==> flow/design.v <==
`timescale 1ns / 1ps
module clock #(parameter start_time = 0, parameter end_time = 100)(
    input wire in,
    input wire rst,
    output reg out,
    output wire rise
);
    reg [31:0] counter;
    assign rise = (counter >= (end_time >> 1)) & ~out;
    always @(posedge in) begin
        if (rst) begin
            counter <= start_time;
            out <= 1'b0;
        end else begin
            counter <= (counter >= (end_time >> 1)) ? 1 : counter + 1;
            out <= (counter >= (end_time >> 1)) ? ~out : out;
        end
    end
endmodule
`timescale 1ns / 1ps
module stopwatch(clk, rst, btnS, btnR, sw, an, seg);
input clk;
input rst;
input btnS, btnR;
input [7:0] sw;
output reg [3:0] an;
output reg [7:0] seg;
reg [3:0] seg_value;
wire [3:0] seg3, seg2, seg1, seg0;
reg adj_sec;
reg adj;
reg digits_on;
wire one_hz_clk;
wire two_hz_clk;
wire segment_clk;
wire blink_clk;
wire debounce_clk;
wire one_hz_rise;
wire two_hz_rise;
wire segment_rise;
wire blink_rise;
wire debounce_rise;
reg [31:0] sec_counter;
reg [1:0] seg_index;
clock #(.start_time(0), .end_time(200)) my_one_hz_clk(.in(clk), .rst(rst), .out(one_hz_clk), .rise(one_hz_rise));
clock #(.start_time(0), .end_time(100)) my_two_hz_clk(.in(clk), .rst(rst), .out(two_hz_clk), .rise(two_hz_rise));
clock #(.start_time(0), .end_time(4)) my_segment_clk(.in(clk), .rst(rst), .out(segment_clk), .rise(segment_rise));
clock #(.start_time(0), .end_time(20)) my_blink_clk(.in(clk), .rst(rst), .out(blink_clk), .rise(blink_rise));
clock #(.start_time(0), .end_time(10)) my_debounce_clk(.in(clk), .rst(rst), .out(debounce_clk), .rise(debounce_rise));
wire [1:0] next_index = seg_index + 2'd1;
assign seg0 = (sec_counter % 60)  % 10;
assign seg1 = (sec_counter % 60)  / 10;
assign seg2 = (sec_counter / 60)  % 10;
assign seg3 = (sec_counter / 600) % 10;
always @(*) begin
    case (next_index)
        0: seg_value = (digits_on || ~sw[1]) ? seg0 : 10;
        1: seg_value = (digits_on || ~sw[1]) ? seg1 : 10;
        2: seg_value = (digits_on ||  sw[1]) ? seg2 : 10;
        default: seg_value = (digits_on ||  sw[1]) ? seg3 : 10;
    endcase
end
always @(posedge clk) begin
    if (rst) begin
        adj_sec   <= 1'b0;
        adj       <= 1'b0;
        seg_index <= 2'd0;
        an        <= 4'b1111;
        seg       <= 8'b11111111;
    end else if (segment_rise) begin
        adj_sec   <= sw[1];
        adj       <= sw[0];
        seg_index <= next_index;
        an        <= ~(4'b0001 << next_index);
        case (seg_value)
            0: seg <= ~8'b11111100;
            1: seg <= ~8'b01100000;
            2: seg <= ~8'b11011010;
            3: seg <= ~8'b11110010;
            4: seg <= ~8'b01100110;
            5: seg <= ~8'b10110110;
            6: seg <= ~8'b10111110;
            7: seg <= ~8'b11100000;
            8: seg <= ~8'b11111110;
            9: seg <= ~8'b11110110;
            default: seg <= 8'b11111111;
        endcase
    end
end
reg [1:0] reset_state;
reg [2:0] pause_state;
reg stop_tick;
reg has_ticked_once;
wire [1:0] reset_sample = {btnR, reset_state[1]};
wire [2:0] pause_sample = {pause_state[2] && btnS, btnS, pause_state[1]};
always @(posedge clk) begin
    if (rst) begin
        reset_state     <= 2'b00;
        pause_state     <= 3'b000;
        stop_tick       <= 1'b0;
        has_ticked_once <= 1'b0;
        sec_counter     <= 32'd0;
    end else if (debounce_rise) begin
        if (reset_sample == 2'b11) begin
            reset_state <= 2'b00;
            pause_state <= pause_sample;
            sec_counter <= 0;
        end else if (pause_sample == 3'b011) begin
            reset_state <= reset_sample;
            pause_state <= 3'b100;
            stop_tick   <= ~stop_tick;
        end else begin
            reset_state <= reset_sample;
            pause_state <= pause_sample;
            if (adj ? two_hz_clk : one_hz_clk) begin
                if (~has_ticked_once && ~stop_tick) begin
                    has_ticked_once <= 1'b1;
                    if (adj && ~adj_sec) begin
                        sec_counter <= (sec_counter / 60 >= 99)
                                  ? (sec_counter % 60)
                                  : (sec_counter + 60);
                    end else if (adj) begin
                        sec_counter <= (sec_counter / 60) * 60 + ((sec_counter + 1) % 60);
                    end else begin
                        sec_counter <= sec_counter + 1;
                    end
                end
            end else has_ticked_once <= 1'b0;
        end
    end
end
always @(posedge clk) begin
    if (rst)
        digits_on <= 1'b0;
    else if (blink_rise)
        digits_on <= (~adj || ~digits_on);
end
endmodule
# From RTL to reports: stopwatch
# What the tools print for stopwatch, step after step.
# Line numbers count from 1 in the design file above.
# Library cell names are shortened.
inputs:
  top_module: "stopwatch"
  clk_port: "clk"
  lib: "sky130hd"
  lib_corner: "tt_025C_1v80"

# Word level
# Yosys after proc, flatten, opt, wreduce and memory -nomap, before mapping. Memory bits, and registers merged into a memory's read port (data or address), are not among the register bits. Print and check cells are not counted. Equal cells are merged and count once.
# Yosys's memory passes give these memory sizes; they may raise the number of words (mostly to a power of two), join words into wider ones and drop unused or constant bits.
op_classes:
  multipliers: 1
  shifts: 1
  muxes: 23
  n_logic: 17
  cmp: 6
  add_sub_neg: 9
  reduce_logical: 17
  n_div: 8
  equal: 6
ops:
  columns: ["operator", "count"]
  rows:
  - ["modulo 32 x 4 -> 32 bit with constant B", 3]
  - ["modulo 32 x 6 -> 32 bit with constant B", 2]
  - ["divider 32 x 10 -> 32 bit with constant B", 1]
  - ["2-to-1 mux 32 bit", 7]
  - ["adder 32 x 1 -> 32 bit with constant B", 6]
  - ["divider 32 x 6 -> 32 bit with constant B", 1]
  - ["divider 32 x 4 -> 32 bit with constant B", 1]
  - ["multiplier 32 x 4 -> 30 bit with constant B", 1]
  - [">= comparator 32 x 7 -> 1 bit with constant B", 2]
  - [">= comparator 32 x 2 -> 1 bit with constant B", 1]
  - [">= comparator 32 x 3 -> 1 bit with constant B", 1]
  - ["adder 32 bit", 1]
  - [">= comparator 32 x 4 -> 1 bit with constant B", 1]
  - ["adder 32 x 6 -> 32 bit with constant B", 1]
  - [">= comparator 32 x 6 -> 1 bit with constant B", 1]
  - ["2-to-1 mux 4 bit", 4]
  - ["inverter 1 bit", 13]
  - ["parallel mux 4 bit (select 3 bit)", 1]
  - ["OR reduction 2 bit", 5]
  - ["AND reduction 4 bit", 2]
  - ["2-to-1 mux 1 bit", 8]
  - ["2-to-1 mux 3 bit", 2]
  - ["<< shifter 1 x 2 -> 4 bit with constant A", 1]
  - ["equality test 2 bit with constant B", 2]
  - ["nonzero test 2 bit", 2]
  - ["inverter 4 bit", 1]
  - ["bitwise AND 1 bit", 3]
  - ["logical AND 1 bit", 3]
# Not listed: further kinds 9, cells in them 11.
bits:
  word_cells: 115
  inputBits: 12
  mem_bits_ro: 112
  out_inout_bits: 12
  reg_bits: 221
  clocked_rd_ports_x_width: 7
  n_memories: 1
mem_list:
  columns: ["name", "words", "word_bits", "rd", "wr", "line", "text"]
  rows:
  - ["(no name shown)", 16, 7, 1, 0, 75, "case (seg_value)"]

# Depth
# Longest topological path by Yosys (ltp), each cell counted once; first at word level (registers and memories cut), then after technology mapping (sequential cells cut; the memories' decode and read muxes count).
logic_depth:
  word_depth: 9
  abc_area: 0
  depth_mapped: 111
  ltp_nobuf: 103

# After synthesis
# Yosys stat after the flow's synthesis: flattened, memories mapped to cells. It holds for the ABC_AREA given above (unset counts as 0); a run with the other value may have another netlist.
mapped:
  n_buf: 190
  cell_count: 4195
  mapped_area_mm2: 0.0302978
  sequential_area_mm2: 0.0043642
  ff_cells: 218
by_type:
  columns: ["type", "count", "area_total_um2"]
  rows:
  - ["dfxtp_1", 218, 4.36E+03]
  - ["xnor2_1", 207, 1.81E+03]
  - ["a21oi_1", 301, 1.51E+03]
  - ["nor2_1", 402, 1.51E+03]
  - ["o21ai_0", 276, 1.38E+03]
  - ["nand2_1", 352, 1.32E+03]
  - ["ha_1", 103, 1.29E+03]
  - ["fa_1", 52, 1.04E+03]
  - ["nor3_1", 157, 785.754]
  - ["inv_1", 169, 634.358]
  - ["mux2i_1", 61, 610.586]
  - ["nand3_1", 119, 595.571]
  - ["a211oi_1", 73, 548.026]
  - ["xor2_1", 60, 525.504]
  - ["clkbuf_1", 135, 506.736]
  - ["a21o_1", 66, 495.475]
  - ["nor4_1", 79, 494.224]
  - ["o211ai_1", 61, 457.939]
# Other cell types: 120; their cells: 1304.
# The figures by module come from a second, unflattened synthesis with its own total; it is not the netlist above.
hier_totals:
  cells_unflattened: 4263
  hier_area_mm2: 0.0308283
# Each row is one instance without its submodules.
modules:
  columns: ["module", "seq_area_mm2", "mod_area_mm2", "n_inst", "n_cells"]
  rows:
  - ["stopwatch", 0.001061, 0.0264616, 1, 3941]
  - ["clock", 0.0006606, 0.0009071, 1, 73]
  - ["clock", 0.0006606, 0.0008846, 1, 64]
  - ["clock", 0.0006606, 0.0008758, 1, 68]
  - ["clock", 0.0006606, 0.0008533, 1, 60]
  - ["clock", 0.0006606, 0.0008458, 1, 57]

# Timing after synthesis
# Source: OpenSTA report_checks on the synthesized netlist (no wires, ideal clock, input and output delay 20% of the period each), path of least setup slack; recovery checks are left aside. Register names are those of the netlist, which keeps one name where synthesis merged equal registers.
synth_path:
  path_type: "register to register"
  startpoint: "reg sec_counter[3]"
  endpoint: "reg sec_counter[31]"
  launch_ns: 0.000
  delay_ns: 20.929
  t_arrival_ns: 20.801
  t_required_ns: 29.872
  setup_time_ns: 0.128
  setup_slack_ns: 9.071
  tclk_ns: 30.0
  n_path_buf: 6
  stages: 106
  synth_period_reached_ns: 20.929
# "delay_ns" = arrival - input delay + setup time.
# "stages" counts driving pins, that of a launching flip-flop among them; a cell with two outputs on the path counts twice.
# "synth_period_reached_ns" is the clock period less the worst setup slack; recovery checks do not enter. This is arithmetic on one report: input and output delays are still those of the set period (20% each).
# Between the ends stands the longest chain of elaborated cells between them, by number of cells; it is not shown to be the way that was timed. Of several equally long chains one is given.
# A line is the first line of the expression or statement that the cell stems from. Yosys adds cells for indexed reads and writes and turns some case tables into memories.
# A register here has more assigning lines than the two given.
synth_between:
  path_cell_list: "dfxtp_1 -> clkbuf_1 -> inv_1 -> ha_1 -> nor4b_2 -> nand4_1 -> buf_2 -> nor4_2 -> o211ai_1 -> xnor2_1 -> clkbuf_1 -> nand4_1 -> nor3_1 -> nor2_1 -> maj3_1 -> o21ai_1 -> o21bai_1 -> a211o_1 -> [70 not listed] -> o21bai_1 -> a21o_1 -> a21o_1 -> a21oi_1 -> nor2b_1 -> o21a_1 -> o21a_1 -> o21a_1 -> o21ai_0 -> nand2b_1 -> a21oi_1 -> o21bai_1 -> a21oi_1 -> xnor2_1 -> a221oi_1 -> a211oi_1 -> a21oi_1 -> nor2_1"
  elab_chain_len: 9
  cells_between: 15
  cone_classes: "add/sub: 3; mul: 1; div: 3; compare: 1; mux: 7"
synth_rtl:
  columns: ["item", "line", "text"]
  rows:
  - ["start: declaration", 43, "reg [31:0] sec_counter;"]
  - ["start: assignment", 119, "sec_counter <= (sec_counter / 60 >= 99)"]
  - ["start: assignment", 123, "sec_counter <= (sec_counter / 60) * 60 + ((sec_counter + 1) % 60);"]
  - ["divider 32 x 6 -> 32 bit", 123, null]
  - ["multiplier 32 x 4 -> 30 bit", 123, null]
  - ["adder 32 bit", 123, null]
  - ["2-to-1 mux 32 bit", 122, "end else if (adj) begin"]
  - ["2-to-1 mux 32 bit", 118, "if (adj && ~adj_sec) begin"]
  - ["2-to-1 mux 32 bit", 116, "if (~has_ticked_once && ~stop_tick) begin"]
  - ["2-to-1 mux 32 bit", 115, "if (adj ? two_hz_clk : one_hz_clk) begin"]
  - ["2-to-1 mux 32 bit", 108, "end else if (pause_sample == 3'b011) begin"]
  - ["2-to-1 mux 32 bit", 104, "if (reset_sample == 2'b11) begin"]
  - ["end: assignment", 119, null]
  - ["end: assignment", 123, null]
  - ["end: declaration", 43, null]

# Timing after layout
# From the final timing report of run 1: the path of least setup slack in the routed layout; clock arrival at registers is part of the times.
layout_path:
  path_type: "register to register"
  startpoint: "reg sec_counter[3]"
  endpoint: "reg sec_counter[31]"
  setup_slack_ns: 6.38
  stages: 96
  setup_time_ns: 0.13
  t_required_ns: 31.88
  launch_ns: 0.50
  n_path_buf: 7
  tclk_ns: 31.5
  t_arrival_ns: 25.51
# Between the ends stands the longest chain of elaborated cells between them, by number of cells; it is not shown to be the way that was timed. Of several equally long chains one is given.
# A register here has more assigning lines than the two given.
layout_between:
  path_cell_list: "dfxtp_1 -> clkbuf_2 -> inv_1 -> ha_1 -> nor4b_4 -> buf_4 -> nand4_1 -> buf_2 -> nor3_1 -> a21oi_1 -> inv_2 -> or3_1 -> nand4_1 -> o311ai_0 -> o211ai_1 -> a41o_1 -> or3_1 -> and4_1 -> [60 not listed] -> o21bai_1 -> a21o_1 -> a21o_1 -> a21oi_1 -> nor2b_1 -> o21a_1 -> o21a_1 -> o21a_1 -> o21ai_0 -> nand2b_1 -> a21oi_1 -> o21bai_1 -> a21oi_1 -> xnor2_1 -> a221oi_1 -> a211oi_1 -> a21oi_1 -> nor2_1"
  elab_chain_len: 9
  cells_between: 15
  cone_classes: "add/sub: 3; mul: 1; div: 3; compare: 1; mux: 7"
layout_rtl:
  columns: ["item", "line", "text"]
  rows:
  - ["start: declaration", 43, "reg [31:0] sec_counter;"]
  - ["start: assignment", 119, "sec_counter <= (sec_counter / 60 >= 99)"]
  - ["start: assignment", 123, "sec_counter <= (sec_counter / 60) * 60 + ((sec_counter + 1) % 60);"]
  - ["divider 32 x 6 -> 32 bit", 123, null]
  - ["multiplier 32 x 4 -> 30 bit", 123, null]
  - ["adder 32 bit", 123, null]
  - ["2-to-1 mux 32 bit", 122, "end else if (adj) begin"]
  - ["2-to-1 mux 32 bit", 118, "if (adj && ~adj_sec) begin"]
  - ["2-to-1 mux 32 bit", 116, "if (~has_ticked_once && ~stop_tick) begin"]
  - ["2-to-1 mux 32 bit", 115, "if (adj ? two_hz_clk : one_hz_clk) begin"]
  - ["2-to-1 mux 32 bit", 108, "end else if (pause_sample == 3'b011) begin"]
  - ["2-to-1 mux 32 bit", 104, "if (reset_sample == 2'b11) begin"]
  - ["end: assignment", 119, null]
  - ["end: assignment", 123, null]
  - ["end: declaration", 43, null]

Data sheet: physical implementation of stopwatch

Design stopwatch on sky130hd. What follows are 4 stored runs of the flow, each under its own settings; their order means nothing. The constraints put input and output delay at 20% of the set period each and load the outputs with 0.01 pF.
"period_reached_ns": clock period set for the run, less the worst setup slack. It is reckoned from that one timing run; input and output delays stay at 20% of the period that was set.
By "worst_path_ns" is meant the share of the clock period that the worst setup path is allowed (20% is reserved at inputs, 20% at outputs), minus its slack. Clock arrival times at its registers enter into it.

--- run 1 ---
==> flow/run.sh <==
#!/bin/bash
# the make line also repeats the synthesis and layout settings of config.mk as NAME=value (left out here)
make -C /OpenROAD-flow-scripts/flow DESIGN_CONFIG=/design/flow/config.mk WORK_HOME=/design/flow/orfs CLKGATE_MAP_FILE= finish
==> flow/config.mk <==
export PLATFORM = sky130hd
export DESIGN_NAME = stopwatch
export DESIGN_NICKNAME = stopwatch
export VERILOG_FILES = /design/flow/design.v
export SDC_FILE = /design/flow/constraint.sdc
export NUM_CORES = 4
export LEC_CHECK = 0
export ABC_AREA = 0
export CAP_MARGIN = 35
export CELL_PAD_IN_SITES_DETAIL_PLACEMENT = 0
export CORE_ASPECT_RATIO = 1.27
export CORE_MARGIN = 2
export CORE_UTILIZATION = 54
export CTS_CLUSTER_DIAMETER = 276
export CTS_CLUSTER_SIZE = 24
export GPL_ROUTABILITY_DRIVEN = 0
export GPL_TIMING_DRIVEN = 0
export MAX_ROUTING_LAYER = met4
export PLACE_DENSITY_LB_ADDON = 0.19
export SETUP_SLACK_MARGIN = 5.0
export SLEW_MARGIN = 25
export TNS_END_PERCENT = 85
==> flow/constraint.sdc <==
create_clock -name core_clock -period 31.5 [get_ports {clk}]
set_input_delay 6.3000 -clock core_clock [delete_from_list [all_inputs] [get_ports {clk}]]
set_output_delay 6.3000 -clock core_clock [all_outputs]
set_load 0.01 [all_outputs]

==> results, as YAML <==
results:
  period_reached_ns: 25.121
  final_stdcell_area_mm2: 0.0326651
  final_die_area_mm2: 0.0580302
  worst_path_ns: 25.12
  worst_setup_path_type: "register to register"
  setup_ws_ns: 6.379
  synthesis_area_mm2: 0.0302978

--- run 2 ---
==> flow/run.sh <==
#!/bin/bash
# the make line also repeats the synthesis and layout settings of config.mk as NAME=value (left out here)
make -C /OpenROAD-flow-scripts/flow DESIGN_CONFIG=/design/flow/config.mk WORK_HOME=/design/flow/orfs CLKGATE_MAP_FILE= finish
==> flow/config.mk <==
export PLATFORM = sky130hd
export DESIGN_NAME = stopwatch
export DESIGN_NICKNAME = stopwatch
export VERILOG_FILES = /design/flow/design.v
export SDC_FILE = /design/flow/constraint.sdc
export NUM_CORES = 4
export LEC_CHECK = 0
export ABC_AREA = 1
export CAP_MARGIN = 30
export CELL_PAD_IN_SITES_DETAIL_PLACEMENT = 0
export CELL_PAD_IN_SITES_GLOBAL_PLACEMENT = 2
export CORE_MARGIN = 8
export CORE_UTILIZATION = 36
export GPL_ROUTABILITY_DRIVEN = 0
export GPL_TIMING_DRIVEN = 1
export MAX_ROUTING_LAYER = met5
export MIN_ROUTING_LAYER = met2
export SETUP_SLACK_MARGIN = -1.21
export SLEW_MARGIN = 20
export TNS_END_PERCENT = 60
==> flow/constraint.sdc <==
create_clock -name core_clock -period 19.5 [get_ports {clk}]
set_input_delay 3.9000 -clock core_clock [delete_from_list [all_inputs] [get_ports {clk}]]
set_output_delay 3.9000 -clock core_clock [all_outputs]
set_load 0.01 [all_outputs]

==> results, as YAML <==
results:
  final_die_area_mm2: 0.083238
  worst_path_ns: 18.68
  worst_setup_path_type: "register to register"
  period_reached_ns: 18.676
  synthesis_area_mm2: 0.0267344
  setup_ws_ns: 0.824
  final_stdcell_area_mm2: 0.0325049

--- run 3 ---
==> flow/run.sh <==
#!/bin/bash
# the make line also repeats the synthesis and layout settings of config.mk as NAME=value (left out here)
make -C /OpenROAD-flow-scripts/flow DESIGN_CONFIG=/design/flow/config.mk WORK_HOME=/design/flow/orfs CLKGATE_MAP_FILE= finish
==> flow/config.mk <==
export PLATFORM = sky130hd
export DESIGN_NAME = stopwatch
export DESIGN_NICKNAME = stopwatch
export VERILOG_FILES = /design/flow/design.v
export SDC_FILE = /design/flow/constraint.sdc
export NUM_CORES = 4
export LEC_CHECK = 0
export ABC_AREA = 1
export CAP_MARGIN = 20
export CORE_ASPECT_RATIO = 0.9
export CORE_MARGIN = 6
export CORE_UTILIZATION = 37
export GPL_TIMING_DRIVEN = 1
export MAX_ROUTING_LAYER = met4
export PLACE_DENSITY_LB_ADDON = 0.15
export SLEW_MARGIN = 20
export TNS_END_PERCENT = 50
==> flow/constraint.sdc <==
create_clock -name core_clock -period 30.3 [get_ports {clk}]
set_input_delay 6.0600 -clock core_clock [delete_from_list [all_inputs] [get_ports {clk}]]
set_output_delay 6.0600 -clock core_clock [all_outputs]
set_load 0.01 [all_outputs]

==> results, as YAML <==
results:
  worst_path_ns: 21.77
  worst_setup_path_type: "register to register"
  synthesis_area_mm2: 0.0267344
  final_die_area_mm2: 0.0788601
  final_stdcell_area_mm2: 0.0290616
  period_reached_ns: 21.774
  setup_ws_ns: 8.526

--- run 4 ---
==> flow/run.sh <==
#!/bin/bash
# the make line also repeats the synthesis and layout settings of config.mk as NAME=value (left out here)
make -C /OpenROAD-flow-scripts/flow DESIGN_CONFIG=/design/flow/config.mk WORK_HOME=/design/flow/orfs CLKGATE_MAP_FILE= finish
==> flow/config.mk <==
export PLATFORM = sky130hd
export DESIGN_NAME = stopwatch
export DESIGN_NICKNAME = stopwatch
export VERILOG_FILES = /design/flow/design.v
export SDC_FILE = /design/flow/constraint.sdc
export NUM_CORES = 4
export LEC_CHECK = 0
export CAP_MARGIN = 20
export CELL_PAD_IN_SITES_GLOBAL_PLACEMENT = 3
export CORE_MARGIN = 2
export CORE_UTILIZATION = 27
export GPL_ROUTABILITY_DRIVEN = 0
export MAX_ROUTING_LAYER = met4
export SLEW_MARGIN = 20
export TNS_END_PERCENT = 10
==> flow/constraint.sdc <==
create_clock -name core_clock -period 29.7 [get_ports {clk}]
set_input_delay 5.9400 -clock core_clock [delete_from_list [all_inputs] [get_ports {clk}]]
set_output_delay 5.9400 -clock core_clock [all_outputs]
set_load 0.01 [all_outputs]

==> results, as YAML <==
results:
  period_reached_ns: 25.424
  synthesis_area_mm2: 0.0302978
  setup_ws_ns: 4.276
  final_die_area_mm2: 0.114911
  final_stdcell_area_mm2: 0.0337999
  worst_path_ns: 25.42
  worst_setup_path_type: "register to register"
